==> flow/design.v <==
`timescale 1ns / 1ps
module stages_rotation #(parameter data_width=16,angle_width=16,cordic_steps=16,stage_number=1)(
    input clk,
    input nreset,
    input enable,
    input signed [data_width-1:0] x_vec_in,
    input signed [data_width-1:0] y_vec_in,
    input signed [angle_width-1:0]angle_in,
    input signed [angle_width-1:0]target_angle,
    output signed [data_width-1:0] x_vec_out,
    output signed [data_width-1:0] y_vec_out,
    output reg signed [angle_width-1:0]angle_out,
    output reg signed [angle_width-1:0]target_angle_out,
    output reg done
    );
    wire signed [angle_width-1:0] atan [cordic_steps-1:0];
    assign atan[0] = 20'h02000; 
    assign atan[1] = 20'h012E4;
    assign atan[2] = 20'h009FB;
    assign atan[3] = 20'h00511;
    assign atan[4] = 20'h0028B;
    assign atan[5] = 20'h00145;
    assign atan[6] = 20'h000A2;
    assign atan[7] = 20'h00051;
    assign atan[8] = 20'h00028;
    assign atan[9] = 20'h00014;
    assign atan[10] = 20'h0000A;
    assign atan[11] = 20'h00005;
    assign atan[12] = 20'h00002;
    assign atan[13] = 20'h00001;
    assign atan[14] = 20'h00000;
    assign atan[15] = 20'h00000;
    reg signed [data_width-1:0]x_temp_out,y_temp_out;
    assign x_vec_out = x_temp_out;
    assign y_vec_out = y_temp_out;
    always @(posedge clk) begin
        if (~nreset) begin
            x_temp_out <= $signed({data_width{1'b0}});
            y_temp_out <= $signed({data_width{1'b0}});
				angle_out <= 0;
            done <= 1'b0;
        end
        else begin
            if (enable) begin
                if ($signed(target_angle) <= $signed(angle_in)) begin
                    x_temp_out <= x_vec_in + (y_vec_in>>>(stage_number-1));
                    y_temp_out <= y_vec_in - (x_vec_in>>>(stage_number-1));
                    angle_out <= angle_in - atan[stage_number-1];
                end
                else begin
                    x_temp_out <= x_vec_in - (y_vec_in>>>(stage_number-1));
                    y_temp_out <= y_vec_in + (x_vec_in>>>(stage_number-1));
                    angle_out <= angle_in + atan[(stage_number-1)];
                end
                target_angle_out <= target_angle;
                done <= 1'b1;
            end
            else begin
                x_temp_out <= $signed({data_width{1'b0}});
                y_temp_out <= $signed({data_width{1'b0}});
					 angle_out <= 0;
                done <= 1'b0;
            end
        end
    end
endmodule
`timescale 1ns / 1ps
module cordic_rotation_top#(parameter data_width=16,cordic_steps=16,angle_width=20)(
    input clk,
    input nreset,
    input enable,
    input signed [data_width-1:0] x_vec_in,
    input signed [data_width-1:0] y_vec_in,
    input [angle_width-1:0] target_angle,
    output wire signed  [data_width-1:0] x_vec_out,
    output wire signed  [data_width-1:0] y_vec_out,
    output reg done
    );
    wire signed [data_width-1:0] x [0:cordic_steps-1];
    wire signed [data_width-1:0] y [0:cordic_steps-1];
    wire signed [angle_width-1:0] angle_stages [0:cordic_steps-1];
    wire [1:cordic_steps] status;
	 reg signed [data_width-1+16:0] temp_x_vec_out,temp_y_vec_out;
	 wire done_last_stage;
	 reg signed [data_width-1:0] temp_x_vec_in,temp_y_vec_in;
	 reg [angle_width-1:0]temp_t_ang;
	 wire signed [angle_width-1:0] temp_target_angle [0:cordic_steps-1];
	 reg temp_enable;
	 always @(posedge clk) begin
		if(~nreset) begin
			temp_x_vec_in <= {data_width{1'b0}};
			temp_y_vec_in <= {data_width{1'b0}};
			temp_t_ang <= {angle_width{1'b0}};
			temp_enable <= 1'b0;
		end
		else begin
			if (enable) begin
				temp_enable <= 1'b1;				
				if ($signed(target_angle)>=$signed(20'h04000)) begin
				    if ($signed(target_angle)>=$signed(20'h08000)) begin
				        if ($signed(target_angle)>=$signed(20'h0C000)) begin
				            temp_x_vec_in <= x_vec_in;
                            temp_y_vec_in <= y_vec_in;
                            temp_t_ang <= $signed(target_angle) - $signed(20'h10000);
   				        end
				        else begin
				            temp_x_vec_in <= -x_vec_in;
                            temp_y_vec_in <= -y_vec_in;
                            temp_t_ang <= $signed(target_angle) - $signed(20'h08000);
				        end
				    end
				    else begin
                        temp_x_vec_in <= -x_vec_in;
                        temp_y_vec_in <= -y_vec_in;
                        temp_t_ang <= $signed(target_angle) - $signed(20'h08000);
  				    end
				end
                else if ($signed(target_angle)<=$signed(-20'h04000)) begin
                    if ($signed(target_angle)<=$signed(-20'h08000)) begin
                        if ($signed(target_angle)<=$signed(-20'h0C000)) begin
				            temp_x_vec_in <= x_vec_in;
                            temp_y_vec_in <= y_vec_in;
                            temp_t_ang <= $signed(target_angle) + $signed(20'h10000);
                        end
                        else begin
				            temp_x_vec_in <= -x_vec_in;
                            temp_y_vec_in <= -y_vec_in;
                            temp_t_ang <= $signed(target_angle) + $signed(20'h08000);
                        end
                    end
                    else begin
                        temp_x_vec_in <= -x_vec_in;
                        temp_y_vec_in <= -y_vec_in;
                        temp_t_ang <= $signed(target_angle) + $signed(20'h08000);
                    end
                end
				else begin
					temp_x_vec_in <= x_vec_in;
					temp_y_vec_in <= y_vec_in;
					temp_t_ang <= $signed(target_angle);
				end
			end
			else begin
				temp_enable <= 1'b0;
				temp_x_vec_in <= {data_width{1'b0}};
				temp_y_vec_in <= {data_width{1'b0}};
				temp_t_ang <= {angle_width{1'b0}};
			end
		end
	 end
    assign status[1] = temp_enable;
    assign x[0] = temp_x_vec_in;
    assign y[0] = temp_y_vec_in;
    assign angle_stages[0] = {angle_width{1'b0}};
    assign temp_target_angle[0] = temp_t_ang;
    genvar i;
    generate
        for (i=1;i<cordic_steps-1;i=i+1) begin:gen_rotation
            stages_rotation #(
                .data_width(data_width),
                .angle_width(angle_width),
                .cordic_steps(cordic_steps),
                .stage_number(i)
                )
            first(
                .clk(clk),
                .nreset(nreset),
                .enable(status[i]),
                .x_vec_in(x[i-1]),
                .y_vec_in(y[i-1]),
                .angle_in(angle_stages[i-1]),
                .target_angle(temp_target_angle[i-1]),
                .x_vec_out(x[i]),
                .y_vec_out(y[i]),
                .angle_out(angle_stages[i]),
                .target_angle_out(temp_target_angle[i]),
                .done(status[i+1])
                );
        end
    endgenerate
    stages_rotation #(
        .data_width(data_width),
        .angle_width(angle_width),
        .cordic_steps(cordic_steps),
        .stage_number(cordic_steps-1)
        )
    last(
        .clk(clk),
        .nreset(nreset),
        .enable(status[cordic_steps-1]),
        .x_vec_in(x[cordic_steps-2]),
        .y_vec_in(y[cordic_steps-2]),
        .angle_in(angle_stages[cordic_steps-2]),
        .target_angle(temp_target_angle[cordic_steps-2]),
        .x_vec_out(x[cordic_steps-1]),
        .y_vec_out(y[cordic_steps-1]),
        .angle_out(angle_stages[cordic_steps-1]),
        .target_angle_out(temp_target_angle[cordic_steps-1]),
        .done(done_last_stage)
        );
    reg counter;
	assign x_vec_out = temp_x_vec_out[data_width+7:8];
	assign y_vec_out = temp_y_vec_out[data_width+7:8];
	 always @(posedge clk) begin
        if (~nreset) begin
            done <= 1'b0;
        end
        else begin
            done <= done_last_stage;
            if (done_last_stage) begin
                    temp_x_vec_out <= $signed(x[cordic_steps-1])*$signed(16'b0000000010011011);
                    temp_y_vec_out <= $signed(y[cordic_steps-1])*$signed(16'b0000000010011011);
            end
        end
    end
endmodule
[Reports on cordic_rotation_top]
What the tools print for cordic_rotation_top, step after step.
Line numbers count from 1 in the design file above.
Library cell names are shortened.
The mark -- stands for no value.
Design
  top: cordic_rotation_top
  clock: clk
  library: sky130hd
  library corner: tt_025C_1v80

[Elaborated design]
Source: Yosys, flattened and elaborated. Widths are those after wreduce. Registers that Yosys merges into a memory's read port (data or address) are not register bits. Print and check cells do not count. Equal cells are merged and count once.
Operators by class
  $add $sub $neg: 91
  multipliers: 2
  div/mod/pow operators: 0
  $lt $le $gt $ge: 21
  equality and inequality tests: 0
  shift operators: 0
  mux-type cells: 78
  bitwise logic cells: 0
  reduce/logical cells: 17
Operators with widths (number)
  two-way mux 16 bit: 42
  multiplier 16 x 9 -> 24 bit with constant B: 2
  two-way mux 20 bit: 20
  less-or-equal comparator 20 bit: 14
  >= comparator 20 x 17 -> 1 bit with constant B: 2
  AND reduction 2 bit: 17
  adder 16 x 10 -> 16 bit: 2
  subtractor 16 x 10 -> 16 bit: 2
  adder 16 x 11 -> 16 bit: 2
  subtractor 16 x 11 -> 16 bit: 2
  adder 16 x 12 -> 16 bit: 2
  subtractor 16 x 12 -> 16 bit: 2
  adder 16 x 13 -> 16 bit: 2
  subtractor 16 x 13 -> 16 bit: 2
  adder 16 x 14 -> 16 bit: 2
  subtractor 16 x 14 -> 16 bit: 2
  adder 16 x 15 -> 16 bit: 2
  subtractor 16 x 15 -> 16 bit: 2
  subtractor 16 bit: 2
  adder 16 x 2 -> 16 bit: 2
  subtractor 16 x 2 -> 16 bit: 2
  adder 16 x 3 -> 16 bit: 2
  subtractor 16 x 3 -> 16 bit: 2
  adder 16 x 4 -> 16 bit: 2
  subtractor 16 x 4 -> 16 bit: 2
  adder 16 x 5 -> 16 bit: 2
  subtractor 16 x 5 -> 16 bit: 2
  adder 16 x 6 -> 16 bit: 2
Other operator kinds: 45; their cells: 68.
Storage and ports
  register bits after elaboration: 1157
  latch bits: 0
  memory bits (writable): 0
  ROM bits: 0
  word width x clocked read ports: 0
  memories kept: 0
  bits of input ports: 55
  output and inout port bits: 33
  elaborated cells: 289

[Longest topological paths]
Depth = most cells in a row (Yosys ltp): at word level without a register or memory, in the mapped netlist without a sequential cell, where the memories' decode and read muxes count.
Logic depth
  depth after elaboration: 5
  ABC_AREA: 0
  mapped depth: 28
  gate-level depth less buffers: 27

[Synthesis result]
The flow's flattened synthesis, as Yosys stat reports it; memories are mapped. The netlist is that of the ABC_AREA named above (0 if unset); the other value can give another one.
Cells by type
  dfxtp_1: number 797, total area 1.6E+04 sq um
  ha_1: number 1082, total area 1.35E+04 sq um
  edfxtp_1: number 312, total area 9.37E+03 sq um
  xnor2_1: number 450, total area 3941.28 sq um
  nor2_1: number 1044, total area 3.92E+03 sq um
  inv_1: number 770, total area 2.89E+03 sq um
  fa_1: number 126, total area 2.52E+03 sq um
  xor2_1: number 283, total area 2.48E+03 sq um
  a21oi_1: number 487, total area 2.44E+03 sq um
  o21ai_0: number 378, total area 1.89E+03 sq um
  a21o_1: number 251, total area 1.88E+03 sq um
  nor3_1: number 286, total area 1.43E+03 sq um
  nand2_1: number 355, total area 1.33E+03 sq um
  and3_1: number 116, total area 725.696 sq um
  nor2b_1: number 116, total area 725.696 sq um
  o21bai_1: number 81, total area 608.083 sq um
  o21a_1: number 79, total area 593.069 sq um
  clkbuf_1: number 149, total area 559.286 sq um
Not listed: further types 70, cells in them 946.
Mapped netlist
  mapped cells: 8108
  mapped area: 73810.8 sq um
  sequential part of the area: 25324.3 sq um
  flip-flops: 1109
  buffers: 163
By module: a second synthesis without flattening, with its own total; a netlist apart from the flattened one above.
Second synthesis, totals
  cells (unflattened synthesis): 9079
  area (unflattened synthesis): 81801.0 sq um
Rows give one instance, submodules left out.
Modules
  cordic_rotation_top: times used 1, cells 815, area 7936.4 sq um, sequential area 2042.0 sq um
  stages_rotation: times used 1, cells 608, area 5096.1 sq um, sequential area 1641.6 sq um
  stages_rotation: times used 1, cells 578, area 5083.6 sq um, sequential area 1661.6 sq um
  stages_rotation: times used 1, cells 581, area 5068.6 sq um, sequential area 1661.6 sq um
  stages_rotation: times used 1, cells 555, area 5066.1 sq um, sequential area 1661.6 sq um
  stages_rotation: times used 1, cells 561, area 5063.6 sq um, sequential area 1661.6 sq um
  stages_rotation: times used 1, cells 564, area 5057.4 sq um, sequential area 1661.6 sq um
  stages_rotation: times used 1, cells 585, area 5026.1 sq um, sequential area 1661.6 sq um
  stages_rotation: times used 1, cells 554, area 5006.1 sq um, sequential area 1661.6 sq um
  stages_rotation: times used 1, cells 558, area 4984.8 sq um, sequential area 1661.6 sq um
  stages_rotation: times used 1, cells 554, area 4946.0 sq um, sequential area 1661.6 sq um
  stages_rotation: times used 1, cells 548, area 4939.7 sq um, sequential area 1661.6 sq um
  stages_rotation: times used 1, cells 552, area 4918.5 sq um, sequential area 1661.6 sq um
  stages_rotation: times used 1, cells 529, area 4882.2 sq um, sequential area 1661.6 sq um
Further modules, not shown: 2.

[Worst setup path after synthesis]
OpenSTA on the mapped netlist: ideal clock, no wires. The path of least setup slack (recovery checks aside). Input and output delay are each 20% of the period. Register names are those of the netlist, which keeps one name where synthesis merged equal registers.
Timing post-synthesis
  path type: register -> register
  from: reg (name not given)
  to: reg gen_rotation[12].first.x_temp_out[15]
  period: 6000 ps
  setup time: 128 ps
  time at the first pin: 0 ps
  arrival: 5577 ps
  data required time: 5872 ps
  slack: 295 ps
  path delay: 5705 ps
  stages on the path: 27
  buffers on the path: 2
  synthesis period reached: 5705 ps
"path delay" is the arrival time less input delay plus setup time.
"stages on the path" counts driving pins, that of a launching flip-flop among them; a cell with two outputs on the path counts twice.
"synthesis period reached" = period - worst setup slack (recovery checks aside). The figure is calculated, with input and output delays left at 20% of the set period.
The rows between start and end are the longest chain of elaborated cells between them; the timing report does not say that the signal goes this way. Where chains are equally long, one stands for them.
A line is the first line of the expression or statement that the cell stems from. Yosys adds cells for indexed reads and writes and turns some case tables into memories.
A register here has more assigning lines than the two given.
On the way, post-synthesis
  path through: edfxtp_1 > ha_1 > a21o_1 > a21o_1 > a21o_1 > a21o_1 > a221o_1 > a221oi_1 > nor2_1 > a211oi_1 > clkbuf_1 > buf_1 > nand2_1 > o21ai_0 > ha_1 > a21o_1 > a21o_1 > a21o_1 > a21oi_1 > nor2b_1 > o21a_1 > o31a_1 > o41ai_1 > o21ai_0 > a31oi_1 > xnor2_1 > nor2_1
  length of the longest elaborated chain: 2
  elaborated cells between the ends (all ways): 2
  source lines of those cells: 1
  those cells by class: compare (1); mux (1)
Ends and longest elaborated chain, post-synthesis
  from (decl): line 13
  from (assign): line 55
  less-or-equal comparator 20 bit: line 45
  two-way mux 16 bit: line 45
  to (assign): line 46  | x_temp_out <= x_vec_in + (y_vec_in>>>(stage_number-1));
  to (assign): line 51  | x_temp_out <= x_vec_in - (y_vec_in>>>(stage_number-1));
  to (decl): line 33  | reg signed [data_width-1:0]x_temp_out,y_temp_out;

[Worst path after layout]
Path of least setup slack in the final report of entry A (OpenROAD, finished layout, wires in). Where an end is a register, its clock arrival counts in the times.
The report prints the path's times to 10 ps; the period is as set.
Timing after layout
  path type: register -> register
  from: reg gen_rotation[8].first.angle_out[19]
  to: reg gen_rotation[9].first.x_temp_out[12]
  period: 6000 ps
  setup time: 120 ps
  time at the first pin: 840 ps
  arrival: 6270 ps
  data required time: 6730 ps
  slack: 460 ps
  stages on the path: 28
  buffers on the path: 3
The rows between start and end are the longest chain of elaborated cells between them; the timing report does not say that the signal goes this way. Where chains are equally long, one stands for them.
A register here has more assigning lines than the two given.
On the way, after layout
  path through: dfxtp_4 > inv_1 > ha_4 > nand4_1 > nor4_2 > inv_2 > a21oi_4 > a2111oi_4 > xnor2_2 > nor2_4 > inv_4 > clkbuf_16 > buf_12 > nor2_4 > xor2_2 > ha_1 > a21o_1 > a21oi_2 > o21bai_1 > a21oi_2 > nor2b_2 > o21a_1 > o21a_1 > o21a_2 > o41ai_4 > buf_4 > xor2_4 > nor2_1
  length of the longest elaborated chain: 2
  elaborated cells between the ends (all ways): 2
  source lines of those cells: 1
  those cells by class: compare (1); mux (1)
Ends and longest elaborated chain, after layout
  from (decl): line 12  | output reg signed [angle_width-1:0]angle_out,
  from (assign): line 48  | angle_out <= angle_in - atan[stage_number-1];
  from (assign): line 53  | angle_out <= angle_in + atan[(stage_number-1)];
  less-or-equal comparator 20 bit: line 45
  two-way mux 16 bit: line 45
  to (assign): line 46  | x_temp_out <= x_vec_in + (y_vec_in>>>(stage_number-1));
  to (assign): line 51  | x_temp_out <= x_vec_in - (y_vec_in>>>(stage_number-1));
  to (decl): line 33  | reg signed [data_width-1:0]x_temp_out,y_temp_out;

Stored flow runs of cordic_rotation_top (5 of them; Yosys, OpenROAD, sky130hd). They differ in their settings and are not a sequence. Constraints: input delay and output delay 20% of the set period each, output load 0.01 pF.
"achieved period" means the clock period less the worst setup slack. The figure is calculated, with input and output delays left at 20% of the set period.
By "time of the worst setup path" is meant the share of the clock period that the worst setup path is allowed (20% is reserved at inputs, 20% at outputs), minus its slack. Clock arrival times at its registers enter into it.
"time of the worst setup path" is given in steps of 10 ps.

==> entry A: settings <==
{ "CAP_MARGIN": 30, "CELL_PAD_IN_SITES_GLOBAL_PLACEMENT": 2, "CORE_ASPECT_RATIO": 0.68, "CORE_MARGIN": 8, "CORE_UTILIZATION": 23, "CTS_CLUSTER_SIZE": 100, "GPL_ROUTABILITY_DRIVEN": 0, "GPL_TIMING_DRIVEN": 0, "MAX_ROUTING_LAYER": "met5", "MIN_ROUTING_LAYER": "met2", "PLACE_DENSITY_LB_ADDON": 0.27, "SETUP_SLACK_MARGIN": 0.7, "period_ns": 6.0, "SLEW_MARGIN": 20 }
==> entry A: results <==
summed negative setup slack: 0 ps
utilization of the finished layout: 29.3 %
post-synthesis cell area: 73810.8 sq um
achieved period: 5537 ps
time of the worst setup path: 5540 ps
class of the worst setup path: register -> register
area inside the die boundary: 339639.0 sq um
setup slack of the critical path: 463 ps
standard-cell area after layout: 93539.7 sq um

==> entry B: settings <==
{ "ABC_AREA": 1, "CAP_MARGIN": 30, "CELL_PAD_IN_SITES_DETAIL_PLACEMENT": 0, "CELL_PAD_IN_SITES_GLOBAL_PLACEMENT": 2, "CORE_UTILIZATION": 22, "CTS_CLUSTER_DIAMETER": 391, "GPL_ROUTABILITY_DRIVEN": 0, "GPL_TIMING_DRIVEN": 0, "PLACE_DENSITY": 0.6, "SLEW_MARGIN": 15, "TNS_END_PERCENT": 10, "period_ns": 6.0, "CORE_MARGIN": 2 }
==> entry B: results <==
summed negative setup slack: 0 ps
utilization of the finished layout: 25.7 %
post-synthesis cell area: 76502.1 sq um
achieved period: 5563 ps
time of the worst setup path: 5560 ps
class of the worst setup path: register -> register
area inside the die boundary: 352468.0 sq um
setup slack of the critical path: 437 ps
standard-cell area after layout: 88830.2 sq um

==> entry C: settings <==
{ "ABC_AREA": 1, "CAP_MARGIN": 30, "CELL_PAD_IN_SITES_DETAIL_PLACEMENT": 0, "CELL_PAD_IN_SITES_GLOBAL_PLACEMENT": 2, "CORE_ASPECT_RATIO": 1.66, "CORE_MARGIN": 9, "CORE_UTILIZATION": 22, "CTS_CLUSTER_DIAMETER": 391, "GPL_ROUTABILITY_DRIVEN": 0, "GPL_TIMING_DRIVEN": 0, "PLACE_DENSITY": 0.6, "SLEW_MARGIN": 15, "TNS_END_PERCENT": 10, "period_ns": 6.0 }
==> entry C: results <==
summed negative setup slack: 0 ps
utilization of the finished layout: 25.8 %
post-synthesis cell area: 76502.1 sq um
achieved period: 5669 ps
time of the worst setup path: 5670 ps
class of the worst setup path: register -> register
area inside the die boundary: 369975.0 sq um
setup slack of the critical path: 331 ps
standard-cell area after layout: 89066.7 sq um

==> entry D: settings <==
{ "CELL_PAD_IN_SITES_GLOBAL_PLACEMENT": 2, "CORE_ASPECT_RATIO": 0.68, "CORE_MARGIN": 8, "CTS_CLUSTER_SIZE": 100, "GPL_TIMING_DRIVEN": 0, "HOLD_SLACK_MARGIN": 0.02, "MAX_ROUTING_LAYER": "met5", "MIN_ROUTING_LAYER": "met2", "PLACE_DENSITY_LB_ADDON": 0.27, "period_ns": 6.0, "CAP_MARGIN": 20, "CORE_UTILIZATION": 40, "SLEW_MARGIN": 20 }
==> entry D: results <==
summed negative setup slack: 0 ps
utilization of the finished layout: 45.9 %
post-synthesis cell area: 73810.8 sq um
achieved period: 5885 ps
time of the worst setup path: 5890 ps
class of the worst setup path: register -> register
area inside the die boundary: 198786.0 sq um
setup slack of the critical path: 115 ps
standard-cell area after layout: 84444.7 sq um

==> entry E: settings <==
{ "CAP_MARGIN": 30, "CELL_PAD_IN_SITES_DETAIL_PLACEMENT": 0, "CORE_UTILIZATION": 60, "GPL_TIMING_DRIVEN": 0, "PLACE_DENSITY": 0.6, "SLEW_MARGIN": 15, "TNS_END_PERCENT": 10, "period_ns": 6.0, "CORE_MARGIN": 2 }
==> entry E: results <==
summed negative setup slack: 0 ps
utilization of the finished layout: 67.3 %
post-synthesis cell area: 73810.8 sq um
achieved period: 5825 ps
time of the worst setup path: 5830 ps
class of the worst setup path: register -> register
area inside the die boundary: 125840.0 sq um
setup slack of the critical path: 175 ps
standard-cell area after layout: 81983.6 sq um
